==> flow/design.v <==
module CONV(
	input			clk,               
	input			reset,             
	output reg		busy,	            
	input			ready,	            
	output reg[11:0]	iaddr,            
	input signed[19:0]	idata,            
	output reg 	     cwr,              
	output reg[11:0] 	caddr_wr,         
	output reg[19:0] 	cdata_wr,         
	output reg	 crd,               
	output reg[11:0]	caddr_rd,         
	input	[19:0]		cdata_rd,         
	output reg[2:0] 	csel              
);
parameter signed bias = 40'h0013100000;    
parameter signed K0_0 = 20'h0A89E;         
parameter signed K0_1 = 20'h092D5;         
parameter signed K0_2 = 20'h06D43;         
parameter signed K0_3 = 20'h01004;         
parameter signed K0_4 = 20'hF8F71;         
parameter signed K0_5 = 20'hF6E54;         
parameter signed K0_6 = 20'hFA6D7;         
parameter signed K0_7 = 20'hFC834;         
parameter signed K0_8 = 20'hFAC19;         
parameter IDLE       = 3'd0;    
parameter READ_CONV  = 3'd1;    
parameter WRITE_L0   = 3'd2;    
parameter DELAY1     = 3'd3;    
parameter READ_L0    = 3'd4;    
parameter WRITE_L1   = 3'd5;    
parameter DELAY2     = 3'd6;    
parameter FINISH     = 3'd7;    
reg [5:0] x, y, L1_x, L1_y;             
reg [3:0] counter_kdata, counter_kaddr;   
reg [2:0] counter_layer1;	            
reg [2:0] current_state, next_state;    
reg signed [19:0] Kernel;               
reg signed [39:0] conv_sum;             
reg signed [19:0] idata_tmp;            
wire signed [39:0] data_conv;
wire signed [19:0] conv_result;
assign data_conv = Kernel * idata_tmp;              
assign conv_result[19:0] = conv_sum[35:16] + conv_sum[15];   
always@(*) begin
	case(counter_kdata)
		4'd1: Kernel = K0_0;
		4'd2: Kernel = K0_1;
		4'd3: Kernel = K0_2;
		4'd4: Kernel = K0_3;
		4'd5: Kernel = K0_4;
		4'd6: Kernel = K0_5;
		4'd7: Kernel = K0_6;
		4'd8: Kernel = K0_7;
		4'd9: Kernel = K0_8;
		default: Kernel = 0;
	endcase
end
always@(posedge clk or posedge reset) begin
	if(reset) 
		current_state <= IDLE;
	else 
		current_state <= next_state;
end
always @(*) begin
	case (current_state)
		IDLE:       next_state = (ready) ? READ_CONV : IDLE;
		READ_CONV:  next_state = (counter_kdata == 4'd10) ? WRITE_L0 : READ_CONV;  
		WRITE_L0:   next_state = DELAY1;
		DELAY1:     next_state = (x == 6'd0 && y == 6'd0) ? READ_L0 : READ_CONV;
		READ_L0:    next_state = (counter_layer1 == 3'd4) ? WRITE_L1 : READ_L0;
		WRITE_L1:   next_state = DELAY2;
		DELAY2:     next_state = (L1_x == 6'd0 && L1_y == 6'd0) ? FINISH : READ_L0;
		FINISH:     next_state = FINISH;
		default:    next_state = IDLE;
	endcase
end
always@(posedge clk or posedge reset) begin
	if(reset) begin 
		iaddr <= 12'd0;
	end else if(current_state == READ_CONV) begin 
		case(counter_kaddr)
			4'd0: iaddr <= (y-1)*64 + x-1;
			4'd1: iaddr <= (y-1)*64 + x;
			4'd2: iaddr <= (y-1)*64 + x+1;
			4'd3: iaddr <= y*64 + x-1;
			4'd4: iaddr <= y*64 + x;		 
			4'd5: iaddr <= y*64 + x+1;		
			4'd6: iaddr <= (y+1)*64 + x-1;
			4'd7: iaddr <= (y+1)*64 + x;
			4'd8: iaddr <= (y+1)*64 + x+1;
			default: iaddr <= iaddr;
		endcase
	end
end
always@(posedge clk or posedge reset) begin
	if(reset) 
		counter_kaddr <= 4'd0;
	else if(current_state == READ_CONV) 
		counter_kaddr <= counter_kaddr + 4'd1;
	else 
		counter_kaddr <= counter_kaddr;
end
always@(posedge clk or posedge reset) begin
	if(reset) 
		idata_tmp <= 0;
	else if(current_state == READ_CONV) begin
		case(counter_kdata)
			4'd0: idata_tmp <= (x == 0 || y == 0) ? 20'd0 : idata;
			4'd1: idata_tmp <= (y == 0) ? 20'd0 : idata;
			4'd2: idata_tmp <= (x == 63 || y == 0) ? 20'd0 : idata;
			4'd3: idata_tmp <= (x == 0) ? 20'd0 : idata;
			4'd4: idata_tmp <= idata;
			4'd5: idata_tmp <= (x == 63) ? 20'd0 : idata;
			4'd6: idata_tmp <= (x == 0 || y == 63) ? 20'd0 : idata;
			4'd7: idata_tmp <= (y == 63) ? 20'd0 : idata;
			4'd8: idata_tmp <= (x == 63 || y == 63) ? 20'd0 : idata;
			default: idata_tmp <= idata_tmp;
		endcase
	end 
end
always@(posedge clk or posedge reset) begin
	if(reset) 
		conv_sum <= 40'd0;
	else if(current_state == READ_CONV) begin
		if(counter_kdata == 0) 
			conv_sum <= 40'd0;
		else if(counter_kdata == 10)     
			conv_sum <= conv_sum + bias;
		else  
			conv_sum <= conv_sum + data_conv;  
	end
end
always@(posedge clk or posedge reset) begin
	if(reset) 
		busy <= 0;
	else if(ready) 
		busy <= 1; 
	else if(current_state == FINISH) 
		busy <= 0;
end
always@(posedge clk or posedge reset) begin
	if(reset) 
		cwr <= 1'd0;
	else if(current_state == WRITE_L0 || current_state == WRITE_L1)
		cwr <= 1'd1;
	else 
		cwr <= 1'd0;
end
always@(posedge clk or posedge reset) begin
	if(reset) 
		crd <= 1'd0;
	else if(current_state == READ_L0) 
		crd <= 1'd1;
	else 
		crd <= 1'd0;
end
always@(posedge clk or posedge reset) begin
	if(reset) 
		csel <= 3'b000;
	else if(current_state == WRITE_L0) 
		csel <= 3'b001;
	else if(current_state == WRITE_L1) 
		csel <= 3'b011;
	else if(current_state == READ_L0) 
		csel <= 3'b001;
	else 
		csel <= csel;
end
always@(posedge clk or posedge reset) begin
	if(reset) 
		caddr_rd <= 12'd0;
	else if(current_state == READ_L0) begin
		case(counter_layer1)
			3'd0: caddr_rd <= L1_y*64 + L1_x;
			3'd1: caddr_rd <= L1_y*64 + L1_x+1;
			3'd2: caddr_rd <= (L1_y+1)*64 + L1_x;
			3'd3: caddr_rd <= (L1_y+1)*64 + L1_x+1;
		endcase 
	end
end
always@(posedge clk or posedge reset) begin
	if(reset) 
		caddr_wr <= 0;
	else if(current_state == WRITE_L0)  
		caddr_wr <= y * 64 + x; 
	else if(current_state == WRITE_L1)  
		caddr_wr <= (L1_y/2) * 32 + (L1_x/2);  
end
reg signed [19:0] current_max;
always@(posedge clk or posedge reset) begin
	if(reset) begin
		cdata_wr <= 20'd0;
		current_max <= 20'd0; 
	end else begin
		case(current_state)
			WRITE_L0:  
				cdata_wr <= (conv_sum[39]) ? 20'd0 : conv_result;
			READ_L0: begin				
				if(counter_layer1 == 3'd1) begin	 
					current_max <= cdata_rd; 		 
				end else begin
					current_max <= (cdata_rd > current_max) ? cdata_rd : current_max;
				end
			end
			WRITE_L1: begin
				cdata_wr <= current_max;
				current_max <= 20'h00000;  
			end
			default: begin
			end
		endcase
	end
end
always@(posedge clk or posedge reset) begin
	if(reset) begin
		x <= 6'd0; 
		y <= 6'd0;
	end else if(current_state == WRITE_L0) begin
		if(x == 6'd63) begin  
			x <= 6'd0;
			y <= y + 6'd1;
		end else begin
			x <= x + 6'd1;
		end
	end
end
always@(posedge clk or posedge reset) begin
	if(reset) begin
		L1_x <= 6'd0; 
		L1_y <= 6'd0;
	end else if(current_state == WRITE_L1) begin
		if(L1_x == 6'd62) begin
			L1_x <= 0;
			L1_y <= L1_y + 2;
		end else begin
			L1_x <= L1_x + 2;
		end
	end
end
always@(posedge clk or posedge reset) begin
	if(reset) 
		counter_kdata <= 4'd0;
	else 
		counter_kdata <= counter_kaddr;
end
always@(posedge clk or posedge reset) begin
	if(reset) 
		counter_layer1 <= 0;
	else if(current_state == READ_L0) 
		counter_layer1 <= counter_layer1 + 3'd1;
	else 
		counter_layer1 <= 0;
end
endmodule
From RTL to reports: CONV
Tool output for the design above, in the order of the flow.
Lines are those of the file above, counted from 1.
Operators: Yosys type, input widths -> output width; for muxes data width and select width s.
Cell names lack the library's common part.
Not given: n/a
- top module: CONV
- clock input: clk
- library: sky130hd
- timing corner: tt_025C_1v80

After elaboration
Counts by Yosys on the flattened word-level netlist (proc, flatten, opt, wreduce; memories kept). Register bits leave out memories and registers merged into their read ports (data or address). Print and check cells are left out.
Yosys's memory passes give these memory sizes; they may raise the number of words (mostly to a power of two), join words into wider ones and drop unused or constant bits.
- bits in registers: 180
- noted bits in read-only memories: 320
- noted memories: 1
- bits of input ports: 43
- cells after elaboration: 144
- memory list (name ; depth ; width ; read ports ; wr ports ; RTL line ; text):
    (name not given) ; 16 ; 20 ; 1 ; 0 ; 46 ; case(counter_kdata)
- $add $sub $neg: 26
- $mul: 1
- order comparisons: 1
- equal/unequal tests at 32
- muxes and demuxes: 36
- reductions and logical operators: 28
- operator list (operator ; count):
    $mul 20x20->40 ; 1
    $mux 20 ; 11
    $pmux 20 s9 ; 1
    $pmux 12 s9 ; 1
    $pmux 20 s2 ; 2
    $mux 40 ; 2
    $add 12x1->12 const B ; 5
    $add 12x6->12 ; 5
    $pmux 12 s4 ; 1
    $add 40x29->40 const B ; 1
    $add 40x40->40 ; 1
    $sub 12x1->12 const B ; 3
    $eq 4x3->1 const B ; 8
    $add 6x1->6 const B ; 4
    $logic_not 6->1 ; 4
    $pmux 3 s8 ; 1
    $mux 12 ; 2
    $add 20x1->20 ; 1
    $gt 20x20->1 ; 1
    $eq 6x6->1 const B ; 3
    $reduce_bool 9->1 ; 2
    $eq 4x2->1 const B ; 4
    $eq 3x3->1 const B ; 5
    $mux 3 ; 5
    $reduce_and 2->1 ; 6
    $eq 3x2->1 const B ; 4
    $eq 4x4->1 const B ; 3
    $add 6x2->6 const B ; 2
Not listed: further kinds 17, cells in them 35.

Longest topological paths
Yosys ltp: most cells in a row. Word level: on the elaborated netlist, between registers, memories and ports. Mapped: between sequential cells and ports; inverters and the memories' decode and read muxes count.
- noted word-level depth: 4
- ABC_AREA at 1
- gate-level depth with buffers: 38

Synthesis result
Source: synth_stat.txt of the flow (Yosys; design flattened, memories mapped). It holds for the ABC_AREA given above (unset counts as 0); a run with the other value may have another netlist.
Totals and module areas in this step are rounded.
- cell types (cell ; count):
    fa_1 ; 435
    dfrtp_1 ; 181
    inv_1 ; 863
    nand2_1 ; 724
    ha_1 ; 175
    nor2_1 ; 339
    o21ai_0 ; 153
    nand3_1 ; 145
    a21oi_1 ; 90
    clkbuf_1 ; 56
    xor2_1 ; 24
    nand4_1 ; 26
    a22oi_1 ; 18
    buf_2 ; 24
    o21bai_1 ; 12
    nand2_2 ; 14
    o22ai_1 ; 14
    nor2_2 ; 13
Not listed: further types 45, cells in them 166.
- standard cells after synthesis: 3472
- mapped area: 27000 µm²
- noted mapped flip-flops: 182
- noted buffer cells: 97

Worst setup path after synthesis
OpenSTA on the mapped netlist: ideal clock, no wires. The path of least setup slack (recovery checks aside). Input and output delay are each 20% of the period. Register names are those of the netlist, which keeps one name where synthesis merged equal registers.
- path type: register to register
- start: reg counter_kdata[0]
- end: reg conv_sum[39]
- noted clock period: 8000 ps
- library setup time at 116 ps
- noted time at the first pin: 0 ps
- arrival at 7088 ps
- noted required time: 7884 ps
- noted setup slack: 796 ps
- delay of the path: 7204 ps
- stages: 30
- buffers on the path at 1
- synthesis period reached: 7204 ps
"delay of the path" = arrival - input delay + setup time.
"stages": output pins that drive a net of the path, with the launching flip-flop's if there is one; two outputs of one cell count as two.
"synthesis period reached" = period - worst setup slack (recovery checks aside). The figure is calculated, with input and output delays left at 20% of the set period.
The rows between start and end are the longest chain of elaborated cells between them; the timing report does not say that the signal goes this way. Where chains are equally long, one stands for them.
Each line given opens the expression or statement behind the cell; cells for indexed reads and writes are added by Yosys, which also makes memories of some case tables.
The chain passes a memory read, where the word-level depth is cut; so it can be longer than that depth.
A register here has more assigning lines than the two given.
- path through: dfrtp_1 -> inv_1 -> ha_1 -> o21ai_2 -> inv_1 -> buf_2 -> nor2_1 -> inv_1 -> fa_1 -> inv_1 -> fa_1 -> inv_1 -> fa_1 -> inv_1 -> fa_1 -> inv_1 -> fa_1 -> fa_1 -> fa_1 -> inv_1 -> ha_1 -> inv_1 -> nor3_1 -> nand3_1 -> o21ai_0 -> nor2_1 -> nand3_1 -> nand3_1 -> nand2_1 -> nand2_1
- noted cells in the longest elaborated chain: 5
- ends and longest elaborated chain, after synthesis (what ; RTL line ; text):
    start, declared ; 35 ; reg [3:0] counter_kdata, counter_kaddr;
    start, assigned ; 243 ; counter_kdata <= 4'd0;
    start, assigned ; 245 ; counter_kdata <= counter_kaddr;
    $mem_v2 16x20 ; 46 ; case(counter_kdata)
    $mul 20x20->40 ; 43 ; assign data_conv = Kernel * idata_tmp;
    $add 40x40->40 ; 131 ; conv_sum <= conv_sum + data_conv;
    $mux 40 ; 128 ; else if(counter_kdata == 10)
    $mux 40 ; 126 ; if(counter_kdata == 0)
    end, assigned ; 129 ; conv_sum <= conv_sum + bias;
    end, assigned ; 131 ;
    end, declared ; 39 ; reg signed [39:0] conv_sum;

Path in the finished layout
From the final timing report of run 1: the path of least setup slack in the routed layout; clock arrival at registers is part of the times.
The report prints the path's times to 10 ps; the period is as set.
- path type: register to register
- start: reg idata_tmp[19]
- end: reg conv_sum[39]
- noted clock period: 7310 ps
- library setup time at 100 ps
- noted time at the first pin: 470 ps
- arrival at 7750 ps
- noted required time: 7680 ps
- noted setup slack: -70 ps
- stages: 28
- buffers on the path at 1
The rows between start and end are the longest chain of elaborated cells between them; the timing report does not say that the signal goes this way. Where chains are equally long, one stands for them.
A register here has more assigning lines than the two given.
- path through: dfrtp_1 -> clkbuf_1 -> clkinv_1 -> o21ai_0 -> ha_1 -> fa_1 -> inv_1 -> fa_1 -> inv_1 -> fa_1 -> inv_1 -> fa_1 -> inv_2 -> fa_2 -> inv_2 -> fa_1 -> inv_1 -> ha_2 -> inv_1 -> o21ai_0 -> a31oi_1 -> nand2_1 -> nor2_2 -> nand3_2 -> nand2_1 -> nand3_1 -> nand2_1 -> nand2_1
- noted cells in the longest elaborated chain: 4
- ends and longest elaborated chain, after layout (what ; RTL line ; text):
    start, declared ; 40 ; reg signed [19:0] idata_tmp;
    start, assigned ; 109 ; 4'd0: idata_tmp <= (x == 0 || y == 0) ? 20'd0 : idata;
    start, assigned ; 110 ; 4'd1: idata_tmp <= (y == 0) ? 20'd0 : idata;
    $mul 20x20->40 ; 43 ; assign data_conv = Kernel * idata_tmp;
    $add 40x40->40 ; 131 ; conv_sum <= conv_sum + data_conv;
    $mux 40 ; 128 ; else if(counter_kdata == 10)
    $mux 40 ; 126 ; if(counter_kdata == 0)
    end, assigned ; 129 ; conv_sum <= conv_sum + bias;
    end, assigned ; 131 ;
    end, declared ; 39 ; reg signed [39:0] conv_sum;

Measured results for CONV: 5 stored runs of the Yosys and OpenROAD flow on sky130hd. The settings differ; the order carries no meaning. The constraints put input and output delay at 20% of the set period each and load the outputs with 0.01 pF.
"time of the worst setup path" is the time allowed to the run's worst setup path (the clock period less input and output delay, where it has them) less its slack. Clock arrival times count: a late capture clock shortens it, a late launch clock lengthens it.
"time of the worst setup path" is given in steps of 10 ps.
The measured numbers are rounded.

Run 1
Settings were ABC_AREA = 1; CAP_MARGIN = 5; CORE_ASPECT_RATIO = 0.51; CORE_MARGIN = 6; CORE_UTILIZATION = 52; CTS_CLUSTER_DIAMETER = 354; GPL_ROUTABILITY_DRIVEN = 0; GPL_TIMING_DRIVEN = 0; HOLD_SLACK_MARGIN = -0.01; MAX_ROUTING_LAYER = met5; PLACE_DENSITY_LB_ADDON = 0.19; period_ns = 7.31; SLEW_MARGIN = 20
- noted the area inside the die boundary: 57900 µm²
- worst hold slack in the final report: 386 ps
- setup slack of the worst path: -70 ps
- time of the worst setup path at 7380 ps
- kind of the worst setup path: register to register
- cell area after synthesis at 27000 µm²
- noted the sum of negative setup slack: -131 ps
- area of the standard cells in the finished layout at 31700 µm²

Run 2
Settings were GPL_TIMING_DRIVEN = 0; MAX_ROUTING_LAYER = met4; period_ns = 8.0; CAP_MARGIN = 20; CORE_MARGIN = 2; CORE_UTILIZATION = 40; SLEW_MARGIN = 20
- noted the area inside the die boundary: 66800 µm²
- worst hold slack in the final report: 383 ps
- setup slack of the worst path: 35 ps
- time of the worst setup path at 7960 ps
- kind of the worst setup path: register to register
- cell area after synthesis at 25900 µm²
- noted the sum of negative setup slack: 0 ps
- area of the standard cells in the finished layout at 29900 µm²

Run 3
Settings were period_ns = 7.83; CAP_MARGIN = 20; CORE_MARGIN = 2; CORE_UTILIZATION = 40; SLEW_MARGIN = 20
- noted the area inside the die boundary: 66800 µm²
- worst hold slack in the final report: 489 ps
- setup slack of the worst path: 161 ps
- time of the worst setup path at 7670 ps
- kind of the worst setup path: register to register
- cell area after synthesis at 25900 µm²
- noted the sum of negative setup slack: 0 ps
- area of the standard cells in the finished layout at 29900 µm²

Run 4
Settings were CELL_PAD_IN_SITES_GLOBAL_PLACEMENT = 1; CORE_ASPECT_RATIO = 1.03; CORE_MARGIN = 4; CORE_UTILIZATION = 70; GPL_ROUTABILITY_DRIVEN = 1; PLACE_DENSITY_LB_ADDON = 0.19; period_ns = 12.9; CAP_MARGIN = 20; SLEW_MARGIN = 20
- noted the area inside the die boundary: 40200 µm²
- worst hold slack in the final report: 481 ps
- setup slack of the worst path: 3850 ps
- time of the worst setup path at 9050 ps
- kind of the worst setup path: register to register
- cell area after synthesis at 25900 µm²
- noted the sum of negative setup slack: 0 ps
- area of the standard cells in the finished layout at 27800 µm²

Run 5
Settings were ABC_AREA = 1; CAP_MARGIN = 5; CTS_CLUSTER_DIAMETER = 354; GPL_ROUTABILITY_DRIVEN = 0; GPL_TIMING_DRIVEN = 0; HOLD_SLACK_MARGIN = -0.02; MAX_ROUTING_LAYER = met5; PLACE_DENSITY_LB_ADDON = 0.19; period_ns = 8.89; CORE_MARGIN = 2; CORE_UTILIZATION = 40; SLEW_MARGIN = 20
- noted the area inside the die boundary: 69600 µm²
- worst hold slack in the final report: 376 ps
- setup slack of the worst path: 398 ps
- time of the worst setup path at 8490 ps
- kind of the worst setup path: register to register
- cell area after synthesis at 27000 µm²
- noted the sum of negative setup slack: 0 ps
- area of the standard cells in the finished layout at 29800 µm²
